==> flow/design.v <==
module gamma_mem (
    input logic [4:0] iter,
    output logic [15:0] gamma
);
    assign gamma =  (iter == 5'h0) ? 16'h8000 :
                    (iter == 5'h1) ? 16'h4b90 :
                    (iter == 5'h2) ? 16'h27ed :
                    (iter == 5'h3) ? 16'h1444 :
                    (iter == 5'h4) ? 16'h0a2c :
                    (iter == 5'h5) ? 16'h0517 :
                    (iter == 5'h6) ? 16'h028b :
                    (iter == 5'h7) ? 16'h0145 :
                    (iter == 5'h8) ? 16'h00a2 :
                    (iter == 5'h9) ? 16'h0051 :
                    (iter == 5'ha) ? 16'h0028 :
                    (iter == 5'hb) ? 16'h0014 :
                    (iter == 5'hc) ? 16'h000a :
                    (iter == 5'hd) ? 16'h0005 :
                    (iter == 5'he) ? 16'h0002 :
                    (iter == 5'hf) ? 16'h0001 : 
                                     16'h0000;
endmodule
module signed_lte (
    output logic out, 
    input logic [17:0] opA, 
    input logic [17:0] opB
    );
        assign out = opA[17] ? opB[17] ? opA <=  opB  
                                       : 1           
                             : opB[17] ? 0           
                                       : opA <= opB;  
endmodule
module cordic #(
    parameter D_WIDTH = 16,
    parameter Q_BITS  = 13
)(
    input  logic [15:0] theta,
    input  logic in_valid,
    output logic ready,
    output logic out_valid,
    output logic signed [15:0] sin,
    output logic signed [15:0] cos,
    input logic clk,
    input logic rstb
);
    localparam MAX_ITER = 16;
    reg [4:0] iter;
    reg [1:0] state;
    reg signed [17:0] theta_store;
    reg        [1 :0] domain;
    reg signed [17:0] theta_iter;
    reg signed [17:0] vec [1:0];
    wire [15:0] gamma_i;
    wire sigma;
    always @ (posedge clk or negedge rstb) begin
        if (!rstb) begin
            iter <= 0;
            state <= 0;
            vec[0] <= 18'hffff;
            vec[1] <= 18'h0;
            theta_store <= 18'h0;
            theta_iter  <= 18'h0;
            domain      <= 2'b00;
            ready <= 1;
            out_valid <= 0;
            sin <= 16'h0;
            cos <= 16'h0;
        end else begin
            case (state)
                0 : begin  
                        out_valid <= 0;
                        if (in_valid) begin
                            theta_store[15:0]   <=  (theta[15:14] == 2'b00) ? (theta << 2)             :
                                                    (theta[15:14] == 2'b01) ? (16'h7fff - theta) << 2  :
                                                    (theta[15:14] == 2'b10) ? (theta - 16'h7fff) << 2  :
                                                    (theta[15:14] == 2'b11) ? (16'hffff - theta) << 2  :
                                                    0;
                            domain              <= theta[15:14];
                            theta_store[17:16]  <= 0;
                            state               <= 1;
                            out_valid   <= 0;
                            ready       <= 0;
                            sin         <= 16'h0;
                            cos         <= 16'h0;
                        end
                    end
                1 : begin  
                    if (iter == MAX_ITER) begin
                        iter        <= 0;
                        theta_iter  <= 0;
                        cos     <=  (domain == 2'b00) || (domain == 2'b11)          ? 
                                    (vec[0] * 39797) >>> (17 + 15 - Q_BITS)         :
                                    ~((vec[0] * 39797) >>> (17 + 15 - Q_BITS)) + 1  ;
                        sin     <=  (domain == 2'b00) || (domain == 2'b01)          ? 
                                    (vec[1] * 39797) >>> (17 + 15 - Q_BITS)         :
                                    ~((vec[1] * 39797) >>> (17 + 15 - Q_BITS)) + 1  ;
                        vec[0]  <= 18'hffff;
                        vec[1]  <= 18'h0;
                        state       <= 0;
                        out_valid   <= 1;
                        ready       <= 1;
                    end else begin
                        iter        <=  iter + 1;
                        theta_iter  <=  (sigma)  ? 
                                            theta_iter + gamma_i    :
                                            theta_iter - gamma_i;
                        vec[0]      <=  (sigma)  ?
                                        vec[0] - ( (vec[1][17] ? ~(18'h3ffff >> iter) : 18'h0) | vec[1] >> iter)    :
                                        vec[0] + ( (vec[1][17] ? ~(18'h3ffff >> iter) : 18'h0) | vec[1] >> iter);
                        vec[1]      <=  (sigma)  ?
                                        vec[1] + ( (vec[0][17] ? ~(18'h3ffff >> iter) : 18'h0) | vec[0] >> iter)    :
                                        vec[1] - ( (vec[0][17] ? ~(18'h3ffff >> iter) : 18'h0) | vec[0] >> iter);
                    end
                end
                default : begin
                    iter <= 0;
                    state <= 0;
                    vec[0] <= 17'hffff;
                    vec[1] <= 17'h0;
                    theta_store <= 17'h0;
                    theta_iter  <= 17'h0;
                    ready <= 1;
                    out_valid <= 0;
                    sin <= 16'h0;
                    cos <= 16'h0;
                end
            endcase
        end
    end  
    gamma_mem gm0 (.iter(iter), .gamma(gamma_i));
    signed_lte slte0 (.out(sigma), .opA(theta_iter), .opB(theta_store));
endmodule
module mul #(
  parameter D_WIDTH = 19,
  parameter Q_BITS = 15
) (
  input logic clk,
  input logic signed [D_WIDTH-1:0] a, b,
  output logic signed [D_WIDTH-1:0] out
  );
logic signed [2*D_WIDTH-1:0] multiply;
assign multiply = a * b;
assign out = multiply >>> Q_BITS;
endmodule
module matmul_stage #(
  parameter D_WIDTH = 19,
  parameter Q_BITS = 15
) (
  input logic clk, rstb,
  input logic signed [D_WIDTH-1:0] a_in, b_in, c_in, d_in, e_in, f_in,
  input logic start,
  output logic signed [D_WIDTH-1:0] alpha, beta,
  output logic done
);
enum logic [2:0] {IDLE, MATH0, MATH1, MATH2, MATH3, MATH4, FINISH} state, next_state;
logic signed [D_WIDTH-1:0] a_pass, b_pass, out_pass;   
logic signed [D_WIDTH-1:0] a, a_c, b, b_c, c, c_c, d, d_c, e, e_c, f, f_c;   
logic signed [D_WIDTH-1:0] mult1, mult1_c, mult2, mult2_c;
logic signed [D_WIDTH-1:0] out1, out1_c, out2, out2_c;
mul #(
  .D_WIDTH(D_WIDTH),
  .Q_BITS(Q_BITS)
) mul_inst (
  .clk(clk),
  .a(a_pass),
  .b(b_pass),
  .out(out_pass)
);
always_ff @(posedge clk or negedge rstb) begin
  if (!rstb) begin
    a <= 0;
    b <= 0;
    c <= 0;
    d <= 0; 
    e <= 0;
    f <= 0;
    state <= IDLE;
    mult1 <= 0;
    mult2 <= 0;
    out1  <= 0;
    out2  <= 0;
  end else begin
    a <= a_c;
    b <= b_c;
    c <= c_c;
    d <= d_c;
    e <= e_c;
    f <= f_c;
    state <= next_state;
    mult1 <= mult1_c;
    mult2 <= mult2_c;
    out1  <= out1_c;
    out2  <= out2_c;
  end
end
always_comb begin
  a_c = a;
  b_c = b;
  c_c = c;
  d_c = d;
  e_c = e;
  f_c = f;
  next_state = state;
  mult1_c    = mult1;
  mult2_c    = mult2;
  out1_c     = out1;
  out2_c     = out2;
  a_pass = 0;
  b_pass = 0;
  alpha = 0;
  beta  = 0;
  done  = 0;
  case(state)
    IDLE: begin
      if(start) begin
        a_c = a_in;
        b_c = b_in;
        c_c = c_in;
        d_c = d_in;
        e_c = e_in;
        f_c = f_in;
        next_state = MATH0;
      end
    end
    MATH0: begin
      a_pass     = a;
      b_pass     = e;
      mult1_c    = out_pass;
      next_state = MATH1;
    end
    MATH1: begin
      a_pass     = b;
      b_pass     = f;
      mult2_c    = out_pass;
      next_state = MATH2;
    end
    MATH2: begin
      a_pass     = c;
      b_pass     = e;
      mult1_c    = out_pass;
      out1_c     = mult1 + mult2;
      next_state = MATH3;
    end
    MATH3: begin
      a_pass     = d;
      b_pass     = f;
      mult2_c    = out_pass;
      next_state = MATH4;
    end
    MATH4: begin
      out2_c     = mult1 + mult2;
      next_state = FINISH;
    end
    FINISH: begin
      alpha      = out1;
      beta       = out2;
      done       = 1;
      next_state = IDLE;
    end
  endcase;
end
endmodule
module matmul #(
  parameter D_WIDTH = 19,
  parameter Q_BITS = 15
) (
  input logic clk, rstb,
  input logic signed [D_WIDTH-1:0] a_in, b_in, sin_in, cos_in,
  input logic start,
  input logic [1:0] op_in,
  output logic signed [D_WIDTH-1:0] a_out, b_out,
  output logic done
);
localparam logic signed [D_WIDTH-1:0] one_div_sqrt_3 = 0.5773502692 * (2**Q_BITS);
localparam logic signed [D_WIDTH-1:0] two_div_sqrt_3 = 1.1547005384 * (2**Q_BITS);
localparam logic signed [D_WIDTH-1:0] neg_one_div_2 = -0.5 * (2**Q_BITS);
localparam logic signed [D_WIDTH-1:0] sqrt_3_div_2 = 0.8660254038 * (2**Q_BITS);
localparam logic signed [D_WIDTH-1:0] one_quantized = 1 * (2**Q_BITS);
logic signed [D_WIDTH-1:0] a_pass, b_pass, c_pass, d_pass, e_pass, f_pass;
logic signed [D_WIDTH-1:0] alpha_pass, beta_pass;
logic start_pass, done_pass;
logic signed [D_WIDTH-1:0] a, a_c, b, b_c, sin, sin_c, cos, cos_c;
logic [1:0] op, op_c;
enum logic [1:0] {IDLE, SET, WAIT} state, next_state;
matmul_stage #(
  .D_WIDTH(D_WIDTH),
  .Q_BITS(Q_BITS)
) matmul_stage_inst(
  .clk(clk),
  .rstb(rstb),
  .a_in(a_pass),
  .b_in(b_pass),
  .c_in(c_pass),
  .d_in(d_pass),
  .e_in(e_pass),
  .f_in(f_pass),
  .start(start_pass),
  .alpha(alpha_pass),
  .beta(beta_pass),
  .done(done_pass)
);
always_ff @(posedge clk or negedge rstb) begin
  if (!rstb) begin
    a     <= 0;
    b     <= 0;
    sin   <= 0;
    cos   <= 0;
    op    <= 0;
    state <= IDLE;
  end else begin
    a     <= a_c;
    b     <= b_c;
    sin   <= sin_c;
    cos   <= cos_c;
    op    <= op_c;
    state <= next_state;
  end
end
always_comb begin
  a_c   = a;
  b_c   = b;
  sin_c = sin;
  cos_c = cos;
  op_c  = op;
  next_state = state;
  start_pass = 0;
  a_pass = 0;
  b_pass = 0;
  c_pass = 0;
  d_pass = 0;
  e_pass = 0;
  f_pass = 0;
  done = 0;
  a_out = 0;
  b_out = 0;
  case(state)
    IDLE: begin
      if (start) begin
        a_c = a_in;
        b_c = b_in;
        sin_c = sin_in;
        cos_c = cos_in;
        op_c = op_in;
        next_state = SET;
      end
    end
    SET: begin
      start_pass = 1;
      next_state = WAIT;
      if(op[1]) begin  
        a_pass = cos;
        d_pass = cos;
        e_pass = a;
        f_pass = b;
        if(op[0]) begin  
          b_pass = -sin;
          c_pass = sin; 
        end else begin   
          b_pass = sin;
          c_pass = -sin;
        end
      end else begin   
        a_pass = one_quantized;
        b_pass = 0;
        e_pass = a;
        f_pass = b;
        if(op[0]) begin  
          c_pass = neg_one_div_2;
          d_pass = sqrt_3_div_2;
        end else begin  
          c_pass = one_div_sqrt_3;
          d_pass = two_div_sqrt_3;
        end
      end
    end
    WAIT: begin
      if (done_pass) begin
        a_out = alpha_pass;
        b_out = beta_pass;
        done  = 1;
        next_state = IDLE;
      end
    end
  endcase
end
endmodule
module mult #(
    parameter D_WIDTH = 16,
    parameter Q_BITS  = 13
) (
    input signed [D_WIDTH-1:0] a,
    input signed [D_WIDTH-1:0] b,
    output signed [D_WIDTH-1:0] out
);
    wire signed [2*D_WIDTH-1:0] out_full;
    assign out_full = a * b;
    assign out = out_full[D_WIDTH+Q_BITS-1 : Q_BITS];
endmodule
module pid #(
    parameter D_WIDTH = 16,
    parameter Q_BITS = 13
) (
    input logic                         clk,
    input logic                         rstb,
    input logic                         clear,
    input logic                         iterate_enable,
    input logic signed  [D_WIDTH-1:0]   kp,
    input logic signed  [D_WIDTH-1:0]   ki,
    input logic signed  [D_WIDTH-1:0]   target,
    input logic signed  [D_WIDTH-1:0]   measurement,
    output logic signed [D_WIDTH-1:0]   out,   
    output logic                        out_valid
);
    reg signed  [D_WIDTH-1:0]   mult_a, mult_b;
    wire signed [D_WIDTH-1:0]   mult_out;
    reg         [3:0]           state;
    reg signed  [D_WIDTH-1:0]   curr_error, prev_error;
    reg signed  [D_WIDTH-1:0]   curr_int,   prev_int;    
    always @ (posedge clk or negedge rstb) begin
        if (!rstb) begin
            state       <= 0;
            out         <= 0;
            out_valid   <= 0;
            curr_error  <= 0;
            curr_int    <= 0;
            prev_error  <= 0;
            prev_int    <= 0;
            mult_a      <= 0;
            mult_b      <= 0;
        end else if (clear) begin
            state       <= 0;
            out         <= 0;
            out_valid   <= 0;
            curr_error  <= 0;
            curr_int    <= 0;
            prev_error  <= 0;
            prev_int    <= 0;
            mult_a      <= 0;
            mult_b      <= 0;
        end else begin
            case (state)
                0 : begin  
                    out_valid <= 0;
                    if (iterate_enable) 
                        state <= 1;
                end
                1 : begin  
                    curr_error  <= target - measurement;  
                    mult_a      <= kp;
                    mult_b      <= target - measurement;
                    state <= 2;
                end
                2 : begin  
                    out         <= mult_out;  
                    curr_int    <= curr_error + prev_error;  
                    prev_error  <= curr_error;  
                    mult_a      <= ki;
                    mult_b      <= curr_error + prev_error;
                    state       <= 3;
                end
                3 : begin  
                    curr_int <= mult_out;  
                    state   <= 4;
                end
                4 : begin  
                    curr_int <= curr_int + prev_int;  
                    state   <= 5;
                end
                5 : begin  
                    prev_int    <= curr_int;  
                    out         <= out + curr_int;  
                    out_valid   <= 1;
                    state       <= 0;
                end
                default : begin  
                    state       <= 0;
                    out         <= 0;
                    out_valid   <= 0;
                    curr_error  <= 0;
                    curr_int    <= 0;
                    prev_error  <= 0;
                    prev_int    <= 0;
                    mult_a      <= 0;
                    mult_b      <= 0;
                end                
            endcase
        end
    end
    mult #(
        .D_WIDTH    (D_WIDTH),
        .Q_BITS     (Q_BITS)
    ) mult0 (
        .a      (mult_a),
        .b      (mult_b),
        .out    (mult_out)
    );
endmodule
module v_to_t #(
    parameter D_WIDTH = 16,
    parameter Q_BITS = 13
)(
    input logic [D_WIDTH - 1 : 0] v,
    input logic [D_WIDTH - 1 : 0] top,
    output logic [D_WIDTH - 1 : 0] t
);
    wire [    D_WIDTH - 1 : 0] diff;
    wire [2 * D_WIDTH - 1 : 0] t_long;
    assign diff = ({1'b0, {(D_WIDTH - 1){1'b1}}} - v);
    assign t_long = top * diff;
    assign t = t_long[2 * D_WIDTH - 1 : D_WIDTH];
endmodule
module svm #(
    parameter D_WIDTH = 16,
    parameter Q_BITS = 13
)(
    output logic pwmA, 
    output logic pwmB, 
    output logic pwmC, 
    output logic halt,
    input  logic [D_WIDTH - 1 : 0] vA, 
    input  logic [D_WIDTH - 1 : 0] vB, 
    input  logic [D_WIDTH - 1 : 0] vC, 
    input  logic [D_WIDTH - 1 : 0] periodTop,
    input  logic in_valid,
    output logic out_valid,
    input  logic clk, 
    input  logic rstb
);
    reg [2:0] state;
    reg [D_WIDTH - 1 : 0] counter;
    reg [D_WIDTH - 1 : 0] delta;
    reg rising, calc_ready;
    reg [D_WIDTH - 1 : 0] vA_store, vB_store, vC_store;
    reg [D_WIDTH - 1 : 0] tA, tB, tC;
    wire [D_WIDTH - 1 : 0] v_pass, t_pass;
    wire pwmA_c, pwmB_c, pwmC_c;
    assign v_pass = (state == 1) ? vA :
                    (state == 2) ? vB :
                    (state == 3) ? vC :
                    0;
    assign pwmA_c = calc_ready & (counter >= tA);
    assign pwmB_c = calc_ready & (counter >= tB);
    assign pwmC_c = calc_ready & (counter >= tC);
    assign halt = counter == 0;
    always @ (posedge clk or negedge rstb) begin
        if (!rstb) begin
            counter   <= 0;
            delta     <= 1;
            rising    <= 1;
            out_valid <= 0;
            state     <= 0;
            tA      <= 0;
            tB      <= 0;
            tC      <= 0;
            vA_store <= 0;
            vB_store <= 0;
            vC_store <= 0;
            pwmA    <= 0;
            pwmB    <= 0;
            pwmC    <= 0;
            calc_ready <= 0;
        end else begin
            case (state)
                0 : begin
                    out_valid <= 0;
                    if (in_valid) begin
                        state <= 1;
                        delta <= 1;
                        vA_store <= vA;
                        vB_store <= vB;
                        vC_store <= vC;
                    end
                end
                1 : begin
                    tA <= t_pass;
                    state <= 2;
                end
                2 : begin
                    tB <= t_pass;
                    state <= 3;
                end
                3 : begin
                    tC <= t_pass;
                    state <= 4;
                    calc_ready <= 1;
                end
                4 : begin
                    if (!rising & counter == 1) begin
                        counter     <= 0;
                        state       <= 0;
                        out_valid   <= 1;
                        calc_ready  <= 0;
                        pwmA    <= 0;
                        pwmB    <= 0;
                        pwmC    <= 0;
                    end
                    pwmA    <= pwmA_c;
                    pwmB    <= pwmB_c;
                    pwmC    <= pwmC_c;
                    counter <= counter + delta;
                    delta <=    rising ?    (counter == periodTop - 1)  ? ~delta + 1 : delta     
                                :
                                            (counter == 1)              ? ~delta + 1 : delta;    
                    rising <=   rising ?    (counter == periodTop - 1)  ? ~rising : rising     
                                :
                                            (counter == 1)              ? ~rising : rising;    
                end
                default : begin
                    counter   <= 0;
                    delta     <= 1;
                    rising    <= 1;
                    out_valid <= 0;
                    state     <= 0;
                    tA      <= 0;
                    tB      <= 0;
                    tC      <= 0;
                    vA_store <= 0;
                    vB_store <= 0;
                    vC_store <= 0;
                    pwmA    <= 0;
                    pwmB    <= 0;
                    pwmC    <= 0;
                    calc_ready <= 0;
                end
            endcase
        end
    end
    v_to_t #(
        .D_WIDTH (D_WIDTH)
    ) v2t0 (
        .v   (v_pass),
        .top (periodTop),
        .t   (t_pass)
    );
endmodule
module top #(
    parameter D_WIDTH = 16,
    parameter Q_BITS  = 13
)(
  input logic [D_WIDTH - 1 : 0] angle_in,
  input logic signed [D_WIDTH - 1 : 0] currA_in,
  input logic signed [D_WIDTH - 1 : 0] currB_in,
  input logic signed [D_WIDTH - 1 : 0] currC_in,
  input logic signed [D_WIDTH - 1 : 0] currT_in,
  input logic        [D_WIDTH - 1 : 0] periodTop,
  output logic pwmA_out,
  output logic pwmB_out,
  output logic pwmC_out,
  input logic signed [D_WIDTH - 1 : 0]  kpd, kpq,
  input logic signed [D_WIDTH - 1 : 0]  kid, kiq,
  input logic clear_pid,
  input  logic clk,
  input  logic rstb,
  input  logic valid,
  output logic ready
);
  reg [         15 : 0] angle_r;
  reg [D_WIDTH - 1 : 0] currA_r;
  reg [D_WIDTH - 1 : 0] currB_r;
  reg [D_WIDTH - 1 : 0] currC_r;
  reg [D_WIDTH - 1 : 0] currT_r;
  reg [         15 : 0] periodTop_r;
  reg [4:0]             state;
  reg  [D_WIDTH - 1 : 0] a_in_matmul;
  reg  [D_WIDTH - 1 : 0] b_in_matmul;
  reg  [1:0]             op_in_matmul;
  wire [D_WIDTH - 1 : 0] a_out_matmul;
  wire [D_WIDTH - 1 : 0] b_out_matmul;
  reg [D_WIDTH - 1 : 0] c_out_calc;
  reg [D_WIDTH - 1 : 0] park_d_r, park_q_r;
  reg [D_WIDTH - 1 : 0] va_r, vb_r;
  wire    cordic_out_valid;
  wire    matmul_out_valid;
  wire    pid_d_out_valid;
  wire    pid_q_out_valid;
  wire    svm_out_valid;
  reg     cordic_done;
  reg     clarke_done;
  reg     pid_d_done;
  reg     pid_q_done;
  wire    [         15 : 0] sin, cos;
  wire    [D_WIDTH - 1 : 0] pid_d_out, pid_q_out;
  reg     start_cordic;
  reg     start_matmul;
  reg     start_PID;
  reg     start_svm;
  always @(posedge clk or negedge rstb) begin
    if (!rstb) begin
      angle_r       <= 0;
      currA_r       <= 0;
      currB_r       <= 0;
      currC_r       <= 0;
      currT_r       <= 0;
      periodTop_r   <= 0;
      state         <= 0;
      ready         <= 1;
      start_cordic  <= 0;
      start_matmul  <= 0;
      start_PID     <= 0;
      start_svm     <= 0;
      clarke_done   <= 0;
      cordic_done   <= 0;
      pid_d_done    <= 0;
      pid_q_done    <= 0;
      a_in_matmul   <= 0;
      b_in_matmul   <= 0;
      op_in_matmul  <= 0;
      c_out_calc    <= 0;
      park_d_r      <= 0;
      park_q_r      <= 0;
      va_r          <= 0;
      vb_r          <= 0;
    end else begin
      case (state)
        0 : begin  
          if (valid) begin
            angle_r     <= angle_in;
            currA_r     <= currA_in;
            currB_r     <= currB_in;
            currC_r     <= currC_in;
            currT_r     <= currT_in;
            periodTop_r <= periodTop[15:0];
            state <= 1;
            ready <= 0;
            op_in_matmul  <= 0;
            a_in_matmul   <= currA_in;
            b_in_matmul   <= currB_in;
            start_cordic  <= 1;
            start_matmul  <= 1;
          end
        end
        1 : begin  
          start_cordic  <= 0;
          start_matmul  <= 0;
          if  ((clarke_done      && cordic_out_valid) || 
               (cordic_done      && matmul_out_valid) || 
               (matmul_out_valid && cordic_out_valid)) begin
            clarke_done <= 0;
            cordic_done <= 0;
            op_in_matmul  <= 2;
            a_in_matmul   <= a_out_matmul;
            b_in_matmul   <= b_out_matmul;
            start_matmul <= 1;
            state <= 2;
          end else begin
            clarke_done <= matmul_out_valid ? 1 : clarke_done;
            cordic_done <= cordic_out_valid ? 1 : cordic_done;
          end
        end
        2 : begin  
          start_matmul <= 0;
          if (matmul_out_valid) begin
            park_d_r  <= a_out_matmul;
            park_q_r  <= b_out_matmul;
            start_PID <= 1;
            state <= 3;
          end
        end
        3 : begin  
          start_PID <= 0;
          if (pid_d_out_valid) begin
            op_in_matmul  <= 3;
            a_in_matmul   <= pid_d_out;
            b_in_matmul   <= pid_q_out;
            start_matmul <= 1;
            state <= 4;
          end
        end
        4 : begin  
          start_matmul  <= 0;
          if (matmul_out_valid) begin
            op_in_matmul  <= 1;
            a_in_matmul   <= a_out_matmul;
            b_in_matmul   <= b_out_matmul;
            start_matmul <= 1;
            state <= 5;
          end
        end
        5 : begin  
          start_matmul  <= 0;
          if (matmul_out_valid) begin
            c_out_calc <= - a_out_matmul - b_out_matmul;
            va_r       <= a_out_matmul;
            vb_r       <= b_out_matmul;
            start_svm <= 1;
            state <= 6;
          end
        end
        6 : begin  
          start_svm <= 0;
          if (svm_out_valid) begin
            state <= 0;
            ready <= 1;
          end
        end
        default : begin  
          angle_r       <= 0;
          currA_r       <= 0;
          currB_r       <= 0;
          currC_r       <= 0;
          currT_r       <= 0;
          periodTop_r   <= 0;
          state         <= 0;
          ready         <= 1;
          start_cordic  <= 0;
          start_matmul  <= 0;
          start_PID     <= 0;
          start_svm     <= 0;
          clarke_done   <= 0;
          cordic_done   <= 0;
          a_in_matmul   <= 0;
          b_in_matmul   <= 0;
          op_in_matmul  <= 0;
          c_out_calc    <= 0;
        end
      endcase
    end
  end
    matmul #(
    .D_WIDTH  (D_WIDTH),
    .Q_BITS   (Q_BITS)
  ) matmul0 (
    .clk     (clk),
    .rstb    (rstb),
    .a_in    (a_in_matmul),
    .b_in    (b_in_matmul),
    .sin_in  (sin),
    .cos_in  (cos),
    .start   (start_matmul),
    .op_in   (op_in_matmul),
    .a_out   (a_out_matmul),
    .b_out   (b_out_matmul),
    .done    (matmul_out_valid)
  );
  svm #(
    .D_WIDTH    (D_WIDTH),
    .Q_BITS     (Q_BITS)
  ) svm0 (
    .pwmA       (pwmA_out), 
    .pwmB       (pwmB_out), 
    .pwmC       (pwmC_out), 
    .halt       (),
    .vA         (va_r), 
    .vB         (vb_r), 
    .vC         (c_out_calc), 
    .periodTop  (periodTop_r),
    .in_valid   (start_svm),
    .out_valid  (svm_out_valid),
    .clk        (clk), 
    .rstb       (rstb)
  );
  cordic #(
    .D_WIDTH  (D_WIDTH),
    .Q_BITS   (Q_BITS)
  ) cordic0 (
    .theta      (angle_r),
    .in_valid   (start_cordic),
    .ready      (),
    .out_valid  (cordic_out_valid),
    .sin        (sin),
    .cos        (cos),
    .clk        (clk),
    .rstb       (rstb)
  );
  pid #(
    .D_WIDTH    (D_WIDTH),
    .Q_BITS     (Q_BITS)
  ) pid_d (
    .clk            (clk),
    .rstb           (rstb),
    .clear          (clear_pid),
    .iterate_enable (start_PID),
    .kp             (kpd),
    .ki             (kid),
    .target         (16'b0),
    .measurement    (park_d_r),
    .out            (pid_d_out),
    .out_valid      (pid_d_out_valid)        
  );
  pid #(
    .D_WIDTH    (D_WIDTH),
    .Q_BITS     (Q_BITS)
  ) pid_q (
    .clk            (clk),
    .rstb           (rstb),
    .clear          (clear_pid),
    .iterate_enable (start_PID),
    .kp             (kpq),
    .ki             (kiq),
    .target         (currT_r),
    .measurement    (park_q_r),
    .out            (pid_q_out),
    .out_valid      (pid_q_out_valid)        
  );
endmodule
Hand-over note for top

Tool chain data of top
Each step is given for the RTL above and for the edited RTL.
"original" refers to lines of the RTL above, "edited" to lines of the edited file.
"change" is "edited" less "original", of the values as shown; "relative change" is that difference over "original", in percent.
Library cell names are shortened.
Not given: --

set-up
  top = top
  clock input = clk
  standard-cell library = sky130hd
  corner = tt_025C_1v80

Diff
The edit as a unified diff against the file above.
A script made this edit. It changes what the design does and was not meant as an optimisation.

begin of diff
@@ -507,5 +507,5 @@
     wire [2 * D_WIDTH - 1 : 0] t_long;
     assign diff = ({1'b0, {(D_WIDTH - 1){1'b1}}} - v);
-    assign t_long = top * diff;
+    assign t_long = top + diff;
     assign t = t_long[2 * D_WIDTH - 1 : D_WIDTH];
 endmodule
end of diff

After elaboration
Yosys after proc, flatten, opt, wreduce and memory -nomap, before mapping. Print and check cells are not counted.

word-level totals
  what                             original  edited  change  relative change (%)
  register bits                    841       841     0       0.00
  memory cells                     0         0       0       --
  latch bits                       0         0       0       --
  memory bits (writable)           0         0       0       --
  clocked read ports x word width  0         0       0       --
  ROM bits                         0         0       0       --
  elaborated cells                 490       490     0       0.00
  input port bits                  164       164     0       0.00

cells by class
  what                              original  edited  change  relative change (%)
  bitwise operators                 23        23      0       0.00
  div/mod/pow operators             0         0       0       --
  add/subtract/negate cells         28        29      +1      +3.57
  muxes and demuxes                 193       193     0       0.00
  equal/unequal tests               85        85      0       0.00
  order comparisons                 4         4       0       0.00
  reductions and logical operators  73        73      0       0.00
  multipliers                       6         5       -1      -16.67
  shifts and indexed selects        3         3       0       0.00

operator list
  cell                          original  edited  change  relative change (%)
  multiplier 16 x 16 -> 32 bit  1         0       -1      -100.00
  adder 16 x 16 -> 17 bit       0         1       +1      --

Operator kinds equal on both sides are left out: 99.

Logic depth
Longest topological path by Yosys (ltp), each cell counted once; first at word level (registers and memories cut), then after technology mapping (sequential cells cut; the memories' decode and read muxes count).

depth
  what                           original  edited  change  relative change (%)
  depth in word-level cells      21        21      0       0.00
  ABC_AREA                       0         0       --      --
  depth in mapped cells          32        29      -3      -9.38
  gate-level depth less buffers  29        26      -3      -10.34

Netlist
The flow's flattened synthesis, as Yosys stat reports it; memories are mapped. The netlist is that of the ABC_AREA named above (0 if unset); the other value can give another one.

cell types
  type      original  edited  change  relative change (%)
  inv_1     1,722     1,396   -326    -18.93
  nand2_1   1,564     1,267   -297    -18.99
  fa_1      1,188     995     -193    -16.25
  ha_1      893       762     -131    -14.67
  o21ai_0   528       413     -115    -21.78
  and2_1    327       235     -92     -28.13
  nand3_1   127       177     +50     +39.37
  clkbuf_1  388       340     -48     -12.37
  dfrtp_1   820       775     -45     -5.49
  mux2_2    156       194     +38     +24.36
  a21oi_1   283       320     +37     +13.07
  a21o_1    118       92      -26     -22.03
  nor3_1    105       130     +25     +23.81
  o21ai_1   10        35      +25     +250.00
  or2_2     43        22      -21     -48.84
  a22o_1    98        78      -20     -20.41
  xnor2_1   295       277     -18     -6.10
  mux2i_1   23        40      +17     +73.91

Cell types equal on both sides are left out: 14.
The list need not be complete.

synthesis totals
  what                             original   edited     change      relative change (%)
  cell count                       10,289     9,192      -1,097      -10.66
  flip-flops                       846        801        -45         -5.32
  cell area after synthesis (mm²)  0.0945782  0.0852956  -0.0092826  -9.81
  area of sequential cells (mm²)   0.0212028  0.0200768  -0.0011260  -5.31
  buffer cells                     440        394        -46         -10.45

The figures by module come from a second, unflattened synthesis with its own total; it is not the netlist above.

second synthesis, totals
  what                                           original  edited     change      relative change (%)
  cells (unflattened synthesis)                  11,047    10,127     -920        -8.33
  area total of the unflattened synthesis (mm²)  0.101107  0.0928353  -0.0082717  -8.18

Rows give one instance, submodules left out.

modules, original
  module                seq. area (mm²)  cells  area (mm²)  times used
  cordic                0.0028002        2,546  0.0230446   1
  mult                  0                984    0.0089373   2
  pid                   0.0029791        907    0.007785    2
  mul                   0                981    0.008841    1
  v_to_t #(D_WIDTH=16)  0                973    0.0087296   1
  top                   0.0044067        813    0.0078438   1
  matmul_stage          0.0041803        667    0.0077399   1
  svm                   0.0022809        746    0.0065463   1
  matmul                0.0017279        425    0.0041164   1
  signed_lte            0                68     0.0004792   1
  gamma_mem             0                46     0.0003216   1

modules, edited
  module                seq. area (mm²)  cells  area (mm²)  times used
  cordic                0.0028002        2,555  0.0230959   1
  mult                  0                984    0.0089373   2
  pid                   0.0029791        907    0.007785    2
  mul                   0                956    0.0087534   1
  top                   0.0044067        813    0.0078438   1
  matmul_stage          0.0041803        667    0.0077399   1
  svm                   0.0022809        746    0.0065463   1
  matmul                0.0017279        425    0.0041164   1
  v_to_t #(D_WIDTH=16)  0                69     0.0004942   1
  signed_lte            0                68     0.0004792   1
  gamma_mem             0                46     0.0003216   1

Path before layout
Path of least setup slack by OpenSTA after synthesis, without wires, with an ideal clock, recovery checks aside; 20% of the period is set as input and as output delay. Where synthesis merged equal registers, the netlist keeps one of their names.

timing after synthesis
  what                                 original              edited                                       change  relative change (%)
  kind                                 register -> register  register -> register                         --      --
  start                                register svm0.state   register matmul0.matmul_stage_inst.state     --      --
  end                                  register svm0.tC[14]  register matmul0.matmul_stage_inst.mult1[9]  --      --
  buffers on the path                  4                     4                                            0       0.00
  arrival (ps)                         7,260                 7,106                                        -154    -2.12
  clock period (ps)                    10,000                10,000                                       0       0.00
  driving pins on the path             31                    28                                           -3      -9.68
  setup time (ps)                      134                   125                                          -9      --
  path delay (ps)                      7,394                 7,231                                        -163    -2.20
  setup slack (ps)                     2,606                 2,770                                        +164    --
  period reached after synthesis (ps)  7,394                 7,230                                        -164    -2.22

"path delay" = arrival - input delay + setup time.
"driving pins on the path": output pins that drive a net of the path, with the launching flip-flop's if there is one; two outputs of one cell count as two.
"period reached after synthesis" = period - worst setup slack (recovery checks aside). The figure is calculated, with input and output delays left at 20% of the set period.
An end named without its bit number is one bit of that signal or, where synthesis recoded a state register, one of its new flip-flops.
The rows between start and end are the longest chain of elaborated cells between them; the timing report does not say that the signal goes this way. Where chains are equally long, one stands for them.
Each line given opens the expression or statement behind the cell; cells for indexed reads and writes are added by Yosys, which also makes memories of some case tables.
A register here has more assigning lines than the two given.

on the way, after synthesis, original
  cell sequence = dfrtp_1 clkbuf_1 nor2b_1 clkbuf_1 clkbuf_1 a221o_1 o21ai_1 clkbuf_1 nand2_1 fa_1 inv_1 fa_1 inv_1 fa_1 inv_1 fa_1 inv_1 fa_1 fa_1 inv_1 ha_1 a21oi_1 o22ai_1 a311oi_1 a21oi_1 o311ai_1 a21oi_1 or3_1 a21oi_1 xor2_1 o22ai_1
  length of the longest elaborated chain = 7

RTL lines, path after synthesis, original
  what                                line  text
  start: declaration                  529   reg [2:0] state;
  start: assignment                   551   state     <= 0;
  start: assignment                   567   state <= 1;
  equality test 3 x 2 -> 1 bit        539   (state == 3) ? vC :
  two-way mux 16 bit                  539
  two-way mux 16 bit                  538   (state == 2) ? vB :
  two-way mux 16 bit                  537   assign v_pass = (state == 1) ? vA :
  subtractor 15 x 16 -> 16 bit        508   assign diff = ({1'b0, {(D_WIDTH - 1){1'b1}}} - v);
  multiplier 16 x 16 -> 32 bit        509   assign t_long = top * diff;
  parallel mux 16 bit (select 2 bit)  563   case (state)
  end: assignment                     554   tC      <= 0;
  end: assignment                     583   tC <= t_pass;
  end: declaration                    534   reg [D_WIDTH - 1 : 0] tA, tB, tC;

on the way, after synthesis, edited
  cell sequence = dfrtp_1 clkbuf_1 or2_2 clkbuf_1 buf_1 a22o_1 clkbuf_1 nand2_1 fa_1 inv_1 fa_1 fa_1 fa_1 inv_1 fa_1 inv_1 fa_1 ha_1 nand4_1 nor4_1 a211oi_1 a21oi_1 o31ai_2 o21ai_1 or3_1 a31oi_1 xnor2_1 mux2_2
  length of the longest elaborated chain = 4

RTL lines, path after synthesis, edited
  what                                line  text
  start: declaration                  155   enum logic [2:0] {IDLE, MATH0, MATH1, MATH2, MATH3, MATH4, FINISH} state, next_state;
  start: assignment                   177   state <= IDLE;
  start: assignment                   189   state <= next_state;
  equality test 3 bit                 213   case(state)
  OR reduction 2 bit                  --
  parallel mux 16 bit (select 2 bit)  213
  multiplier 16 x 16 -> 29 bit        142   assign multiply = a * b;
  end: assignment                     178   mult1 <= 0;
  end: assignment                     190   mult1 <= mult1_c;
  end: declaration                    158   logic signed [D_WIDTH-1:0] mult1, mult1_c, mult2, mult2_c;

Worst path after layout
Path of least setup slack in the final report of each run of pair 1 (OpenROAD, finished layout, wires in). Where an end is a register, its clock arrival counts in the times.
The path's times are printed in steps of 10 ps; the period is the one set.

timing after layout
  what                      original              edited                      change  relative change (%)
  kind                      register -> register  register -> register        --      --
  start                     register svm0.state   register cordic0.vec[0][7]  --      --
  end                       register svm0.tC[14]  register cordic0.cos[14]    --      --
  setup time (ps)           130                   110                         -20     --
  clock period (ps)         8,740                 8,740                       0       0.00
  setup slack (ps)          550                   800                         +250    --
  buffers on the path       2                     0                           -2      -100.00
  driving pins on the path  26                    26                          0       0.00
  arrival (ps)              8,810                 8,530                       -280    -3.18

An end named without its bit number is one bit of that signal or, where synthesis recoded a state register, one of its new flip-flops.
The rows between start and end are the longest chain of elaborated cells between them; the timing report does not say that the signal goes this way. Where chains are equally long, one stands for them.
A register here has more assigning lines than the two given.

on the way, after layout, original
  cell sequence = dfrtp_1 inv_1 buf_4 o21ai_1 buf_4 nand2_1 fa_1 inv_1 fa_1 fa_1 inv_1 fa_1 inv_1 fa_1 fa_1 ha_1 a21oi_1 o22ai_1 a311oi_1 a21oi_1 o311ai_1 a21oi_1 or3_1 a21oi_1 xor2_1 o22ai_1
  length of the longest elaborated chain = 7

RTL lines, path after layout, original
  what                                line  text
  start: declaration                  529   reg [2:0] state;
  start: assignment                   551   state     <= 0;
  start: assignment                   567   state <= 1;
  equality test 3 x 2 -> 1 bit        539   (state == 3) ? vC :
  two-way mux 16 bit                  539
  two-way mux 16 bit                  538   (state == 2) ? vB :
  two-way mux 16 bit                  537   assign v_pass = (state == 1) ? vA :
  subtractor 15 x 16 -> 16 bit        508   assign diff = ({1'b0, {(D_WIDTH - 1){1'b1}}} - v);
  multiplier 16 x 16 -> 32 bit        509   assign t_long = top * diff;
  parallel mux 16 bit (select 2 bit)  563   case (state)
  end: assignment                     554   tC      <= 0;
  end: assignment                     583   tC <= t_pass;
  end: declaration                    534   reg [D_WIDTH - 1 : 0] tA, tB, tC;

on the way, after layout, edited
  cell sequence = dfstp_2 ha_1 inv_1 fa_1 inv_1 fa_1 inv_1 fa_1 inv_1 fa_1 fa_1 ha_1 a21o_1 a21oi_1 o31ai_1 o21ai_1 a21oi_1 xnor2_1 ha_1 or4b_2 a211o_1 a21o_1 nand3b_1 o31ai_1 mux2i_1 a22o_1
  length of the longest elaborated chain = 6

RTL lines, path after layout, edited
  what                                line  text
  start: declaration                  52    reg signed [17:0] vec [1:0];
  start: assignment                   59    vec[0] <= 18'hffff;
  start: assignment                   107   vec[0]      <=  (sigma)  ?
  multiplier 18 x 17 -> 32 bit        93    ~((vec[0] * 39797) >>> (17 + 15 - Q_BITS)) + 1  ;
  inverter 13 -> 16 bit               93
  adder 16 x 2 -> 16 bit              93
  two-way mux 16 bit                  91    cos     <=  (domain == 2'b00) || (domain == 2'b11)          ?
  two-way mux 16 bit                  88    if (iter == MAX_ITER) begin
  parallel mux 16 bit (select 2 bit)  69    case (state)
  end: assignment                     67    cos <= 16'h0;
  end: assignment                     91
  end: declaration                    42    output logic signed [15:0] cos,

Flow runs
Both versions went through the flow (Yosys, OpenROAD) with the same settings in each pair. Constraints: input delay and output delay 20% of the set period each, output load 0.01 pF.

flow settings, pair 1
  CORE_UTILIZATION = 40
  PLACE_DENSITY = 0.6
  period_ns = 8.74
  CAP_MARGIN = 20
  CORE_MARGIN = 2
  SLEW_MARGIN = 20

measured results, pair 1
  what                                 original   edited     change      relative change (%)
  utilization after routing            0.438      0.439      +0.001      --
  area of the die (mm²)                0.24035    0.216946   -0.023404   -9.74
  achieved clock period (ps)           8,190      7,937      -253        -3.09
  std-cell area (final layout) (mm²)   0.103046   0.0931068  -0.0099392  -9.65
  setup total negative slack (ps)      0          0          0           --
  worst setup slack after layout (ps)  550        803        +253        --
  post-synthesis cell area (mm²)       0.0945782  0.0852956  -0.0092826  -9.81
  overall power (mW)                   8.914      8.224      -0.690      -7.74

flow settings, pair 2
  CELL_PAD_IN_SITES_DETAIL_PLACEMENT = 1
  CORE_UTILIZATION = 35
  CTS_CLUSTER_DIAMETER = 158
  GPL_TIMING_DRIVEN = 1
  MIN_ROUTING_LAYER = met2
  PLACE_DENSITY = 0.4
  SETUP_SLACK_MARGIN = 1.04
  TNS_END_PERCENT = 10
  period_ns = 6.02
  CAP_MARGIN = 20
  CORE_MARGIN = 2
  SLEW_MARGIN = 20

measured results, pair 2
  what                                 original   edited     change      relative change (%)
  utilization after routing            0.425      0.424      -0.001      --
  area of the die (mm²)                0.274398   0.247665   -0.026733   -9.74
  achieved clock period (ps)           7,115      6,942      -173        -2.43
  std-cell area (final layout) (mm²)   0.114063   0.10296    -0.011103   -9.73
  setup total negative slack (ps)      -83,655    -41,114    +42,541     --
  worst setup slack after layout (ps)  -1,095     -922       +173        --
  post-synthesis cell area (mm²)       0.0945782  0.0852956  -0.0092826  -9.81
  overall power (mW)                   14.381     12.601     -1.780      -12.38

"achieved clock period": clock period set for the run, less the worst setup slack. It is reckoned from that one timing run; input and output delays stay at 20% of the period that was set.
By "overall power" is meant OpenSTA's value without simulated activity: inputs other than the clock are taken to toggle once in ten clock periods, and the tool carries that through the logic.

End of note.
